==> flow/design.v <==
`timescale 1ns / 1ps
module startup_controller(
	input clk,
	input rst,
	input start,
	input stop,
	output reg mcu_pwr,
	output reg is_sending,
	output reg ready
);
reg is_pulling_low, is_waiting_for_clock, is_waiting_for_bkgd_stable;
reg [15:0] timer;
always @(posedge clk) begin
	if (rst || stop) begin  
		is_pulling_low <= 0;
		is_waiting_for_clock <= 0;
		is_waiting_for_bkgd_stable <= 0;
		is_sending <= 0;
		mcu_pwr <= 0;
		ready <= 1;
	end else if (start) begin
		is_pulling_low <= 1;
		is_sending <= 1;
		timer <= 250;  
		ready <= 0;
	end else if (is_pulling_low) begin
		if (timer == 0) begin
			mcu_pwr <= 1;
			is_pulling_low <= 0;
			is_waiting_for_clock <= 1;
			timer <= 1200;  
		end else begin
			timer <= timer - 1;
		end
	end else if (is_waiting_for_clock) begin
		if (timer == 0) begin
			is_sending <= 0;  
			is_waiting_for_clock <= 0;
			is_waiting_for_bkgd_stable <= 1;
			timer <= 500;  
		end else begin
			timer <= timer - 1;
		end
	end else if (is_waiting_for_bkgd_stable) begin
		if (timer == 0) begin
			is_waiting_for_bkgd_stable <= 0;
			ready <= 1;
		end else begin
			timer <= timer - 1;
		end
	end
end
endmodule
`timescale 1ns / 1ps
module sync_controller(
	input clk,
	input rst,
	input bkgd_in,
	output is_sending,
	input start_sync,
	output [31:0] sync_length,
	output sync_length_is_ready,
	output reg ready,
	output [4:0] debug
);
parameter HIGHTIME = 32'd6500;  
reg [2:0] state;
reg [31:0] sync_count;
assign debug = {2'd0, state};
assign is_sending = state == 1;
assign sync_length = sync_count;
assign sync_length_is_ready = (state != 1) && (state != 4);
always @(posedge clk) begin
	sync_count <= sync_count;
	if (rst) begin
		state <= 0;
		sync_count <= HIGHTIME;  
		ready <= 0;
	end else if (start_sync) begin
		state <= 1;
		sync_count <= HIGHTIME;
		ready <= 0;
	end else if (state == 1) begin
		if (sync_count == 0) begin
			state <= 2;
			sync_count <= 8'h0f;
		end else begin
			sync_count <= sync_count - 1;
		end
	end else if (state == 2) begin
		if (sync_count == 0) begin
			state <= 3;
		end else begin
			sync_count <= sync_count - 1;
		end
	end else if (state == 3) begin
		if (bkgd_in == 0) begin
			state <= 4;
		end
	end else if (state == 4) begin
		if (bkgd_in == 1) begin
			state <= 0;
			ready <= 1;
		end else begin
			sync_count <= sync_count + 1;
		end
	end
end
endmodule
`timescale 1ns / 1ps
module bdc_clk_pulse_generator(
	input clk,
	input rst,
	output bdc_clk_pulse,
	input [31:0] sync_length,
	input set_sync_length
);
reg [15:0] counter;
reg [31:0] target_time;  
reg [31:0] residual;
assign bdc_clk_pulse = counter == 0;
always @(posedge clk) begin
	if (rst) begin
		counter <= 0;
		target_time <= 0;
		residual <= 0;
	end else if (set_sync_length) begin
		target_time <= sync_length;
		residual <= sync_length;
	end else if (counter > residual[31:7]) begin
		counter <= 0;
		residual <= residual[6:0] + target_time;
	end else begin
		counter <= counter + 1;
	end
end
endmodule
`timescale 1ns / 1ps
module bdc_interface(
	input clk,
	input rst,
	output reg is_sending,
	input bkgd_in,
	input tgt_clk_pulse,
	input [7:0] data_in,
	input send_data,
	output reg [7:0] data_out,
	input read_data,
	output ready
);
reg [3:0] state;
reg [7:0] tgt_clk_timer;
reg [7:0] data;
reg [3:0] bitsleft;
assign ready = state == 0 && !read_data && !send_data;
always @(posedge clk) begin
	if (rst) begin
		state <= 0;
		tgt_clk_timer <= 0;
		is_sending <= 0;
	end else if (tgt_clk_timer > 0) begin
		if (tgt_clk_pulse) begin
			tgt_clk_timer <= tgt_clk_timer - 1;
		end
	end else begin
		case (state)
		0: begin
			if (send_data) begin
				state <= 1;
				data <= data_in;
				bitsleft <= 8;
			end else if (read_data) begin
				state <= 3;
				bitsleft <= 8;
			end
		end
		1: begin
			if (bitsleft > 0) begin
				state <= 2;
				is_sending <= 1;
				if (data[7]) begin
					tgt_clk_timer <= 4;
				end else begin
					tgt_clk_timer <= 14;
				end
			end else begin
				state <= 0;
			end
		end
		2: begin
			is_sending <= 0;
			if (data[7]) begin
				tgt_clk_timer <= 14;
			end else begin
				tgt_clk_timer <= 4;
			end
			state <= 1;
			bitsleft <= bitsleft - 1;
			data <= {data[6:0], 1'd0};
		end
		3: begin
			if (bitsleft > 0) begin
				is_sending <= 1;
				tgt_clk_timer <= 3;
				state <= 4;
			end else begin
				data_out <= data;
				state <= 0;
			end
		end
		4: begin
			is_sending <= 0;
			tgt_clk_timer <= 7;
			state <= 5;
		end
		5: begin
			data <= {data[6:0], bkgd_in};
			bitsleft <= bitsleft - 1;
			tgt_clk_timer <= 6;
			state <= 3;
		end
		endcase
	end
end
endmodule
`timescale 1ns / 1ps
module bdm(
	input clk,
	input rst,
	input bkgd_in,
	output bkgd_out,
	output bkgd_is_high_z,
	output mcu_pwr,
	output mcu_vpp,
	input do_read,
	input do_write,
	input do_start_mcu,
	input do_stop_mcu,
	input do_delay,
	input do_echo_test,
	input do_enable_vpp,
	input do_disable_vpp,
	input do_echo_sync_value,
	input do_resync,
	input [7:0] data_in,
	output [7:0] data_out,
	output ready,
	output reg valid,
	output [3:0] debug
);
reg [7:0] echo_data;
wire [31:0] sync_count;
wire sync_is_sending;
wire [4:0] sync_debug;
reg sync_start;
wire sync_ready;
wire startup_start;
reg startup_stop;
wire startup_is_sending, startup_ready;
wire bdc_is_sending, bdc_ready;
wire [7:0] bdc_data_out;
wire bdc_read_data, bdc_send_data;
wire hold_commands_in_reset;
assign hold_commands_in_reset = 1'd0;  
wire bdc_clk_pulse;
reg [3:0] state;
reg [7:0] delay_counter;
startup_controller startup_controller(
	.clk(clk),
	.rst(rst || hold_commands_in_reset),
	.start(startup_start),
	.stop(startup_stop),
	.mcu_pwr(mcu_pwr),
	.is_sending(startup_is_sending),
	.ready(startup_ready)
);
sync_controller sync_controller(
	.clk(clk),
	.rst(rst || hold_commands_in_reset || do_stop_mcu || do_resync),
	.bkgd_in(bkgd_in),
	.is_sending(sync_is_sending),
	.start_sync(sync_start),
	.sync_length(sync_count),
	.sync_length_is_ready(),
	.ready(sync_ready),
	.debug(sync_debug)
);
reg set_bdc_pulse_gen;
bdc_clk_pulse_generator bdc_clk_pulse_generator(
	.clk(clk),
	.rst(rst || hold_commands_in_reset),
	.bdc_clk_pulse(bdc_clk_pulse),
	.sync_length(sync_count),
	.set_sync_length(set_bdc_pulse_gen)
);
bdc_interface bdc_interface(
	.clk(clk),
	.rst(rst || hold_commands_in_reset),
	.is_sending(bdc_is_sending),
	.bkgd_in(bkgd_in),
	.tgt_clk_pulse(bdc_clk_pulse),
	.data_in(data_in),
	.send_data(bdc_send_data),
	.data_out(bdc_data_out),
	.read_data(bdc_read_data),
	.ready(bdc_ready)
);
assign debug = sync_debug; 
assign bkgd_out = 1'd0;
assign bkgd_is_high_z =
	(state == 1 && startup_is_sending) ? 1'd0 :
	(state == 2 && sync_is_sending) ? 1'd0 :
	(state == 3 && bdc_is_sending) ? 1'd0 :
	(state == 4 && bdc_is_sending) ? 1'd0 :
	1'd1;
assign startup_start = state == 0 && do_start_mcu;
assign bdc_read_data = state == 0 && do_read;
assign bdc_send_data = state == 0 && do_write;
assign data_out =
	state == 5 ? echo_data :
	state == 7 ? sync_count[15:8] :
	state == 8 ? sync_count[7:0] :
	bdc_data_out;
assign ready = state == 0 && !do_start_mcu && !do_stop_mcu && !do_read && !do_write && !do_delay && !do_echo_test && !do_echo_sync_value && !do_resync;
reg vpp_enabled;
assign mcu_vpp = vpp_enabled;
always @(posedge clk) begin
	startup_stop <= 0;
	sync_start <= 0;
	set_bdc_pulse_gen <= 0;
	valid <= 0;
	if (rst) begin
		state <= 0;
		vpp_enabled <= 0;
	end else if (state == 0) begin
		if (do_start_mcu) begin
			state <= 1;
		end else if (do_stop_mcu) begin
			startup_stop <= 1;
		end else if (do_read) begin
			state <= 3;
		end else if (do_write) begin
			state <= 4;
		end else if (do_delay) begin
			state <= 6;
			delay_counter <= {data_in, 4'd0};
		end else if (do_echo_test) begin
			state <= 5;
			echo_data <= data_in;
			valid <= 1;
		end else if (do_enable_vpp) begin
			vpp_enabled <= 1;
		end else if (do_disable_vpp) begin
			vpp_enabled <= 0;
		end else if (do_echo_sync_value) begin
			state <= 7;
			valid <= 1;
		end else if (do_resync) begin
			state <= 2;
			sync_start <= 1;
		end
	end else if (state == 1) begin
		if (startup_ready) begin
			state <= 2;
			sync_start <= 1;
		end
	end else if (state == 2) begin
		if (sync_ready) begin
			set_bdc_pulse_gen <= 1;
			state <= 0;
		end
	end else if (state == 3) begin
		if (bdc_ready) begin
			state <= 0;
			valid <= 1;
		end
	end else if (state == 4) begin
		if (bdc_ready) begin
			state <= 0;
		end
	end else if (state == 6) begin
		if (delay_counter == 0) begin
			state <= 0;
		end else begin
			delay_counter <= delay_counter - 1;
		end
	end else if (state == 5) begin
		state <= 0;
	end else if (state == 7) begin
		state <= 8;
		valid <= 1;
	end else if (state == 8) begin
		state <= 0;
	end
end
endmodule
Hand-over note for bdm

From RTL to reports: bdm. Tool output for the design above before and after an edit, in the order of the flow. "before" refers to lines of the RTL above, "after" to lines of the edited file. "change": "after" minus "before" as printed here. "rel. change": 100 x difference / "before". Operators carry their Yosys type and port widths (W data, S select, Z words). Cell names lack the library's common part. The mark n/a stands for no value.

Design top: bdm. Clock port: clk. Standard-cell library: sky130hd. Timing corner: tt_025C_1v80.

Diff. Unified diff, file above to edited file. The edit is scripted: it alters the design's behaviour and was not made to optimise anything.

```diff
@@ -236,5 +236,5 @@
 	input do_write,
 	input do_start_mcu,
-	input do_stop_mcu,
+	input do_stop_mcu_pad,
 	input do_delay,
 	input do_echo_test,
@@ -249,4 +249,6 @@
 	output [3:0] debug
 );
+reg do_stop_mcu;
+always @(posedge clk) do_stop_mcu <= do_stop_mcu_pad;
 reg [7:0] echo_data;
 wire [31:0] sync_count;
```

After elaboration. Yosys after proc, flatten, opt, wreduce and memory -nomap, before mapping. Memory bits, and registers merged into a memory's read port (data or address), are not among the register bits. Print and check cells are not counted. Equal cells are merged and count once.

Bit counts: register bits after elaboration (before 196, after 197, change +1, rel. change +0.51%); bits of input ports (before 21, after 21, change 0, rel. change 0.00%); output and inout bits (before 18, after 18, change 0, rel. change 0.00%).

Operators by class: add/subtract/negate cells (before 8, after 8, change 0, rel. change 0.00%); eq/ne operators (before 54, after 54, change 0, rel. change 0.00%); magnitude comparators (before 3, after 3, change 0, rel. change 0.00%); reductions and logical operators (before 80, after 80, change 0, rel. change 0.00%); bitwise operators (before 17, after 17, change 0, rel. change 0.00%); multiplexer cells (before 137, after 137, change 0, rel. change 0.00%).

Operator list: $mux W1 (before 57, after 57, change 0, rel. change 0.00%); $mux W4 (before 29, after 29, change 0, rel. change 0.00%); $mux W8 (before 20, after 20, change 0, rel. change 0.00%); $logic_and A1 B1 Y1 (before 17, after 17, change 0, rel. change 0.00%); $ne A2 B2 Y1 const B (before 17, after 17, change 0, rel. change 0.00%); $not A1 Y1 (before 17, after 17, change 0, rel. change 0.00%); $logic_not A1 Y1 (before 10, after 10, change 0, rel. change 0.00%); $mux W3 (before 9, after 9, change 0, rel. change 0.00%); $mux W32 (before 9, after 9, change 0, rel. change 0.00%); $mux W16 (before 7, after 7, change 0, rel. change 0.00%); $reduce_bool A2 Y1 (before 7, after 7, change 0, rel. change 0.00%); $eq A4 B3 Y1 const B (before 6, after 6, change 0, rel. change 0.00%); $reduce_and A3 Y1 (before 6, after 6, change 0, rel. change 0.00%); $reduce_and A4 Y1 (before 6, after 6, change 0, rel. change 0.00%); $eq A4 B2 Y1 const B (before 4, after 4, change 0, rel. change 0.00%); $ne A3 B1 Y1 const B (before 4, after 4, change 0, rel. change 0.00%); $reduce_or A2 Y1 (before 4, after 4, change 0, rel. change 0.00%); $logic_or A1 B1 Y1 (before 3, after 3, change 0, rel. change 0.00%); $ne A3 B2 Y1 const B (before 3, after 3, change 0, rel. change 0.00%); $ne A3 B3 Y1 const B (before 3, after 3, change 0, rel. change 0.00%); $reduce_and A5 Y1 (before 3, after 3, change 0, rel. change 0.00%); $reduce_and A8 Y1 (before 3, after 3, change 0, rel. change 0.00%); $reduce_bool A3 Y1 (before 3, after 3, change 0, rel. change 0.00%); $reduce_bool A4 Y1 (before 3, after 3, change 0, rel. change 0.00%); $eq A3 B2 Y1 const B (before 2, after 2, change 0, rel. change 0.00%); $eq A4 B1 Y1 const B (before 2, after 2, change 0, rel. change 0.00%); $logic_not A16 Y1 (before 2, after 2, change 0, rel. change 0.00%); $logic_not A4 Y1 (before 2, after 2, change 0, rel. change 0.00%).

Not every row of either side is listed.

Logic depth. Depth = most cells in a row (Yosys ltp): at word level without a register or memory, in the mapped netlist without a sequential cell, where the memories' decode and read muxes count.

Depth: word-level depth (before 11, after 11, change 0, rel. change 0.00%); ABC_AREA (before 0, after 0); gate-level depth with buffers (before 11, after 12, change +1, rel. change +9.09%); mapped depth without buffers (before 8, after 8, change 0, rel. change 0.00%).

Netlist. Yosys stat after the flow's synthesis: flattened, memories mapped to cells. It holds for the ABC_AREA given above (unset counts as 0); a run with the other value may have another netlist.

Mapped netlist: sequential part of the area (µm²) (before 4584.4, after 4604.4, change +20.0, rel. change +0.44%); chip area (Yosys) (µm²) (before 11808.8, after 11763.8, change -45.0, rel. change -0.38%); flip-flops (before 203, after 204, change +1, rel. change +0.49%); standard cells after synthesis (before 1409, after 1397, change -12, rel. change -0.85%).

Cell types: o211ai_1 (before 7, after 24, change +17, rel. change +242.86%); o21ai_0 (before 74, after 58, change -16, rel. change -21.62%); or4_1 (before 14, after 28, change +14, rel. change +100.00%); a211oi_1 (before 6, after 19, change +13, rel. change +216.67%); nor3_1 (before 52, after 63, change +11, rel. change +21.15%); nor4_1 (before 37, after 26, change -11, rel. change -29.73%); xor2_1 (before 42, after 52, change +10, rel. change +23.81%); xnor2_1 (before 36, after 26, change -10, rel. change -27.78%); nand4_1 (before 33, after 23, change -10, rel. change -30.30%); o221ai_1 (before 10, after 1, change -9, rel. change -90.00%); o22ai_1 (before 15, after 7, change -8, rel. change -53.33%); a31oi_1 (before 15, after 8, change -7, rel. change -46.67%); o311ai_0 (before 7, after 0, change -7, rel. change -100.00%); o21ai_1 (before 3, after 10, change +7, rel. change +233.33%); buf_2 (before 1, after 8, change +7, rel. change +700.00%); clkbuf_1 (before 88, after 82, change -6, rel. change -6.82%); and3_1 (before 20, after 26, change +6, rel. change +30.00%); a21o_1 (before 8, after 2, change -6, rel. change -75.00%).

Not every row of either side is listed. By module: a second synthesis without flattening, with its own total; a netlist apart from the flattened one above.

Second synthesis, totals: cells (unflattened synthesis) (before 1418, after 1416, change -2, rel. change -0.14%); area (unflattened synthesis) (µm²) (before 12353.1, after 12426.9, change +73.8, rel. change +0.60%).

Each row is one instance without its submodules.

By module, before: bdc_clk_pulse_generator (cells 537, sequential area 1601.5 µm², area 4540.6 µm², instances 1); sync_controller (cells 448, sequential area 720.7 µm², area 3334.4 µm², instances 1); bdc_interface (cells 149, sequential area 900.9 µm², area 1645.3 µm², instances 1); bdm (cells 173, sequential area 760.7 µm², area 1596.5 µm², instances 1); startup_controller (cells 111, sequential area 600.6 µm², area 1236.2 µm², instances 1).

By module, after: bdc_clk_pulse_generator (cells 537, sequential area 1601.5 µm², area 4540.6 µm², instances 1); sync_controller (cells 448, sequential area 720.7 µm², area 3334.4 µm², instances 1); bdm (cells 171, sequential area 780.7 µm², area 1670.4 µm², instances 1); bdc_interface (cells 149, sequential area 900.9 µm², area 1645.3 µm², instances 1); startup_controller (cells 111, sequential area 600.6 µm², area 1236.2 µm², instances 1).

Worst setup path after synthesis. Path of least setup slack by OpenSTA after synthesis, without wires, with an ideal clock, recovery checks aside; 20% of the period is set as input and as output delay. Where synthesis merged equal registers, the netlist keeps one of their names.

Path post-synthesis: kind (before reg2reg, after in2reg); start (before register sync_controller.sync_count[0], after input bkgd_in); end (before register sync_controller.sync_count[11], after register sync_controller.sync_count[18]); path slack (ns) (before 1.854, after 2.059, change +0.205); period (ns) (before 5.0, after 5.0, change 0.0, rel. change 0.00%); input delay (ns) (after 1.000); time at the first pin (ns) (before 0.000, after 1.000, change +1.000); path delay (ns) (before 3.146, after 1.941, change -1.205, rel. change -38.30%); stages on the path (before 11, after 8, change -3, rel. change -27.27%); data arrival time (ns) (before 3.024, after 2.846, change -0.178, rel. change -5.89%); library setup time (ns) (before 0.122, after 0.095, change -0.027); synthesis period reached (ns) (before 3.146, after 2.941, change -0.205, rel. change -6.52%).

"path delay" is the arrival time less input delay plus setup time. "stages on the path": output pins that drive a net of the path, with the launching flip-flop's if there is one; two outputs of one cell count as two. "synthesis period reached" = period - worst setup slack (recovery checks aside). The figure is calculated, with input and output delays left at 20% of the set period. Between the ends stands the longest chain of elaborated cells between them, by number of cells; it is not shown to be the way that was timed. Of several equally long chains one is given. Each line given opens the expression or statement behind the cell; cells for indexed reads and writes are added by Yosys, which also makes memories of some case tables. At most two assigning lines are given for a register; there are more.

Between the ends, post-synthesis, before:
Cell sequence: dfxtp_1 -> inv_1 -> ha_1 -> or4b_2 -> or4_1 -> buf_2 -> or4_4 -> buf_6 -> a31oi_4 -> o22ai_1 -> a221o_1. The figure for length of the longest elaborated chain is 6. For elaborated cells on any way between the ends the number is 12.

RTL lines, path post-synthesis, before: start, declared (RTL line 68) `reg [31:0] sync_count;`; start, assigned (RTL line 74) `sync_count <= sync_count;`; start, assigned (RTL line 88) `sync_count <= sync_count - 1;`; $add A32 B1 Y32 (RTL line 105) `sync_count <= sync_count + 1;`; $mux W32 (RTL line 101) `if (bkgd_in == 1) begin`; $mux W32 (RTL line 100) `end else if (state == 4) begin`; $mux W32 (RTL line 96) `end else if (state == 3) begin`; $mux W32 (RTL line 90) `end else if (state == 2) begin`; $mux W32 (RTL line 83) `end else if (state == 1) begin`; end, assigned (RTL line 74); end, assigned (RTL line 88); end, declared (RTL line 68).

Between the ends, post-synthesis, after:
Cell sequence: or4b_2 -> buf_2 -> and3_1 -> buf_2 -> a21oi_2 -> buf_2 -> o21ai_0 -> a221oi_1. The figure for length of the longest elaborated chain is 5. For elaborated cells on any way between the ends the number is 7. The figure for RTL lines with such cells is 5.

RTL lines, path post-synthesis, after: start, declared (RTL line 230) `input bkgd_in,`; $mux W32 (RTL line 101) `if (bkgd_in == 1) begin`; $mux W32 (RTL line 100) `end else if (state == 4) begin`; $mux W32 (RTL line 96) `end else if (state == 3) begin`; $mux W32 (RTL line 90) `end else if (state == 2) begin`; $mux W32 (RTL line 83) `end else if (state == 1) begin`; end, assigned (RTL line 74) `sync_count <= sync_count;`; end, assigned (RTL line 88) `sync_count <= sync_count - 1;`; end, declared (RTL line 68) `reg [31:0] sync_count;`.

Worst path after layout. Path of least setup slack in the final report of the runs of pair A (OpenROAD, finished layout, wires in). Where an end is a register, its clock arrival counts in the times.

Path after layout: kind (before in2out, after in2out); start (before input do_write, after input do_start_mcu); end (before output ready, after output ready); stages on the path (before 5, after 5, change 0, rel. change 0.00%); time at the first pin (ns) (before 1.00, after 1.00, change 0.00, rel. change 0.00%); output delay (ns) (before 1.00, after 1.00, change 0.00, rel. change 0.00%); data arrival time (ns) (before 3.05, after 3.08, change +0.03, rel. change +0.98%); input delay (ns) (before 1.00, after 1.00, change 0.00, rel. change 0.00%); period (ns) (before 5.0, after 5.0, change 0.0, rel. change 0.00%); path slack (ns) (before 0.95, after 0.92, change -0.03).

Between the ends stands the longest chain of elaborated cells between them, by number of cells; it is not shown to be the way that was timed. Of several equally long chains one is given.

Between the ends, after layout, before:
Cell sequence: clkdlybuf4s50_1 -> or2_2 -> or4_1 -> nor4_1 -> clkdlybuf4s50_1. The figure for length of the longest elaborated chain is 6. For elaborated cells on any way between the ends the number is 6. The figure for RTL lines with such cells is 1.

RTL lines, path after layout, before: start, declared (RTL line 236) `input do_write,`; $logic_not A1 Y1 (RTL line 324) `assign ready = state == 0 && !do_start_mcu && !do_stop_mcu && !do_read && !do_write && !do_delay && !do_echo_t ...`; $logic_and A1 B1 Y1 (5 in a row) (RTL line 324); end, declared (RTL line 247) `output ready,`.

Between the ends, after layout, after:
Cell sequence: clkdlybuf4s50_1 -> nor3b_1 -> nand3b_1 -> nor4_1 -> clkdlybuf4s50_1. The figure for length of the longest elaborated chain is 9. For elaborated cells on any way between the ends the number is 9. The figure for RTL lines with such cells is 1.

RTL lines, path after layout, after: start, declared (RTL line 237) `input do_start_mcu,`; $logic_not A1 Y1 (RTL line 326) `assign ready = state == 0 && !do_start_mcu && !do_stop_mcu && !do_read && !do_write && !do_delay && !do_echo_t ...`; $logic_and A1 B1 Y1 (8 in a row) (RTL line 326); end, declared (RTL line 247) `output ready,`.

Layout results. Runs of the flow (Yosys, OpenROAD) on both versions; the two runs of a pair have the same settings. The constraints put input and output delay at 20% of the set period each and load the outputs with 0.01 pF.

Flow settings, pair A:
The figure for period_ns is 5.0. Under CAP_MARGIN stands 20. Under CORE_MARGIN stands 2. The entry for CORE_UTILIZATION reads 40. SLEW_MARGIN: 20.

Results, pair A: standard-cell area after layout (µm²) (before 13176.4, after 13244.0, change +67.6, rel. change +0.51%); total power of the final layout (mW) (before 4.428, after 4.557, change +0.129, rel. change +2.91%); setup slack of the worst path (ns) (before 0.947, after 0.921, change -0.026); area of the synthesized netlist (µm²) (before 11808.8, after 11763.8, change -45.0, rel. change -0.38%); die footprint (µm²) (before 30912.7, after 30796.7, change -116.0, rel. change -0.38%); final setup TNS (ns) (before 0.000, after 0.000, change 0.000); achieved period (ns) (before 4.053, after 4.079, change +0.026, rel. change +0.64%).

"achieved period" is the run's clock period less its worst setup slack. It is reckoned from that one timing run; input and output delays stay at 20% of the period that was set. "total power of the final layout" is the tool's figure for a default switching activity; nothing was simulated.

End of note.
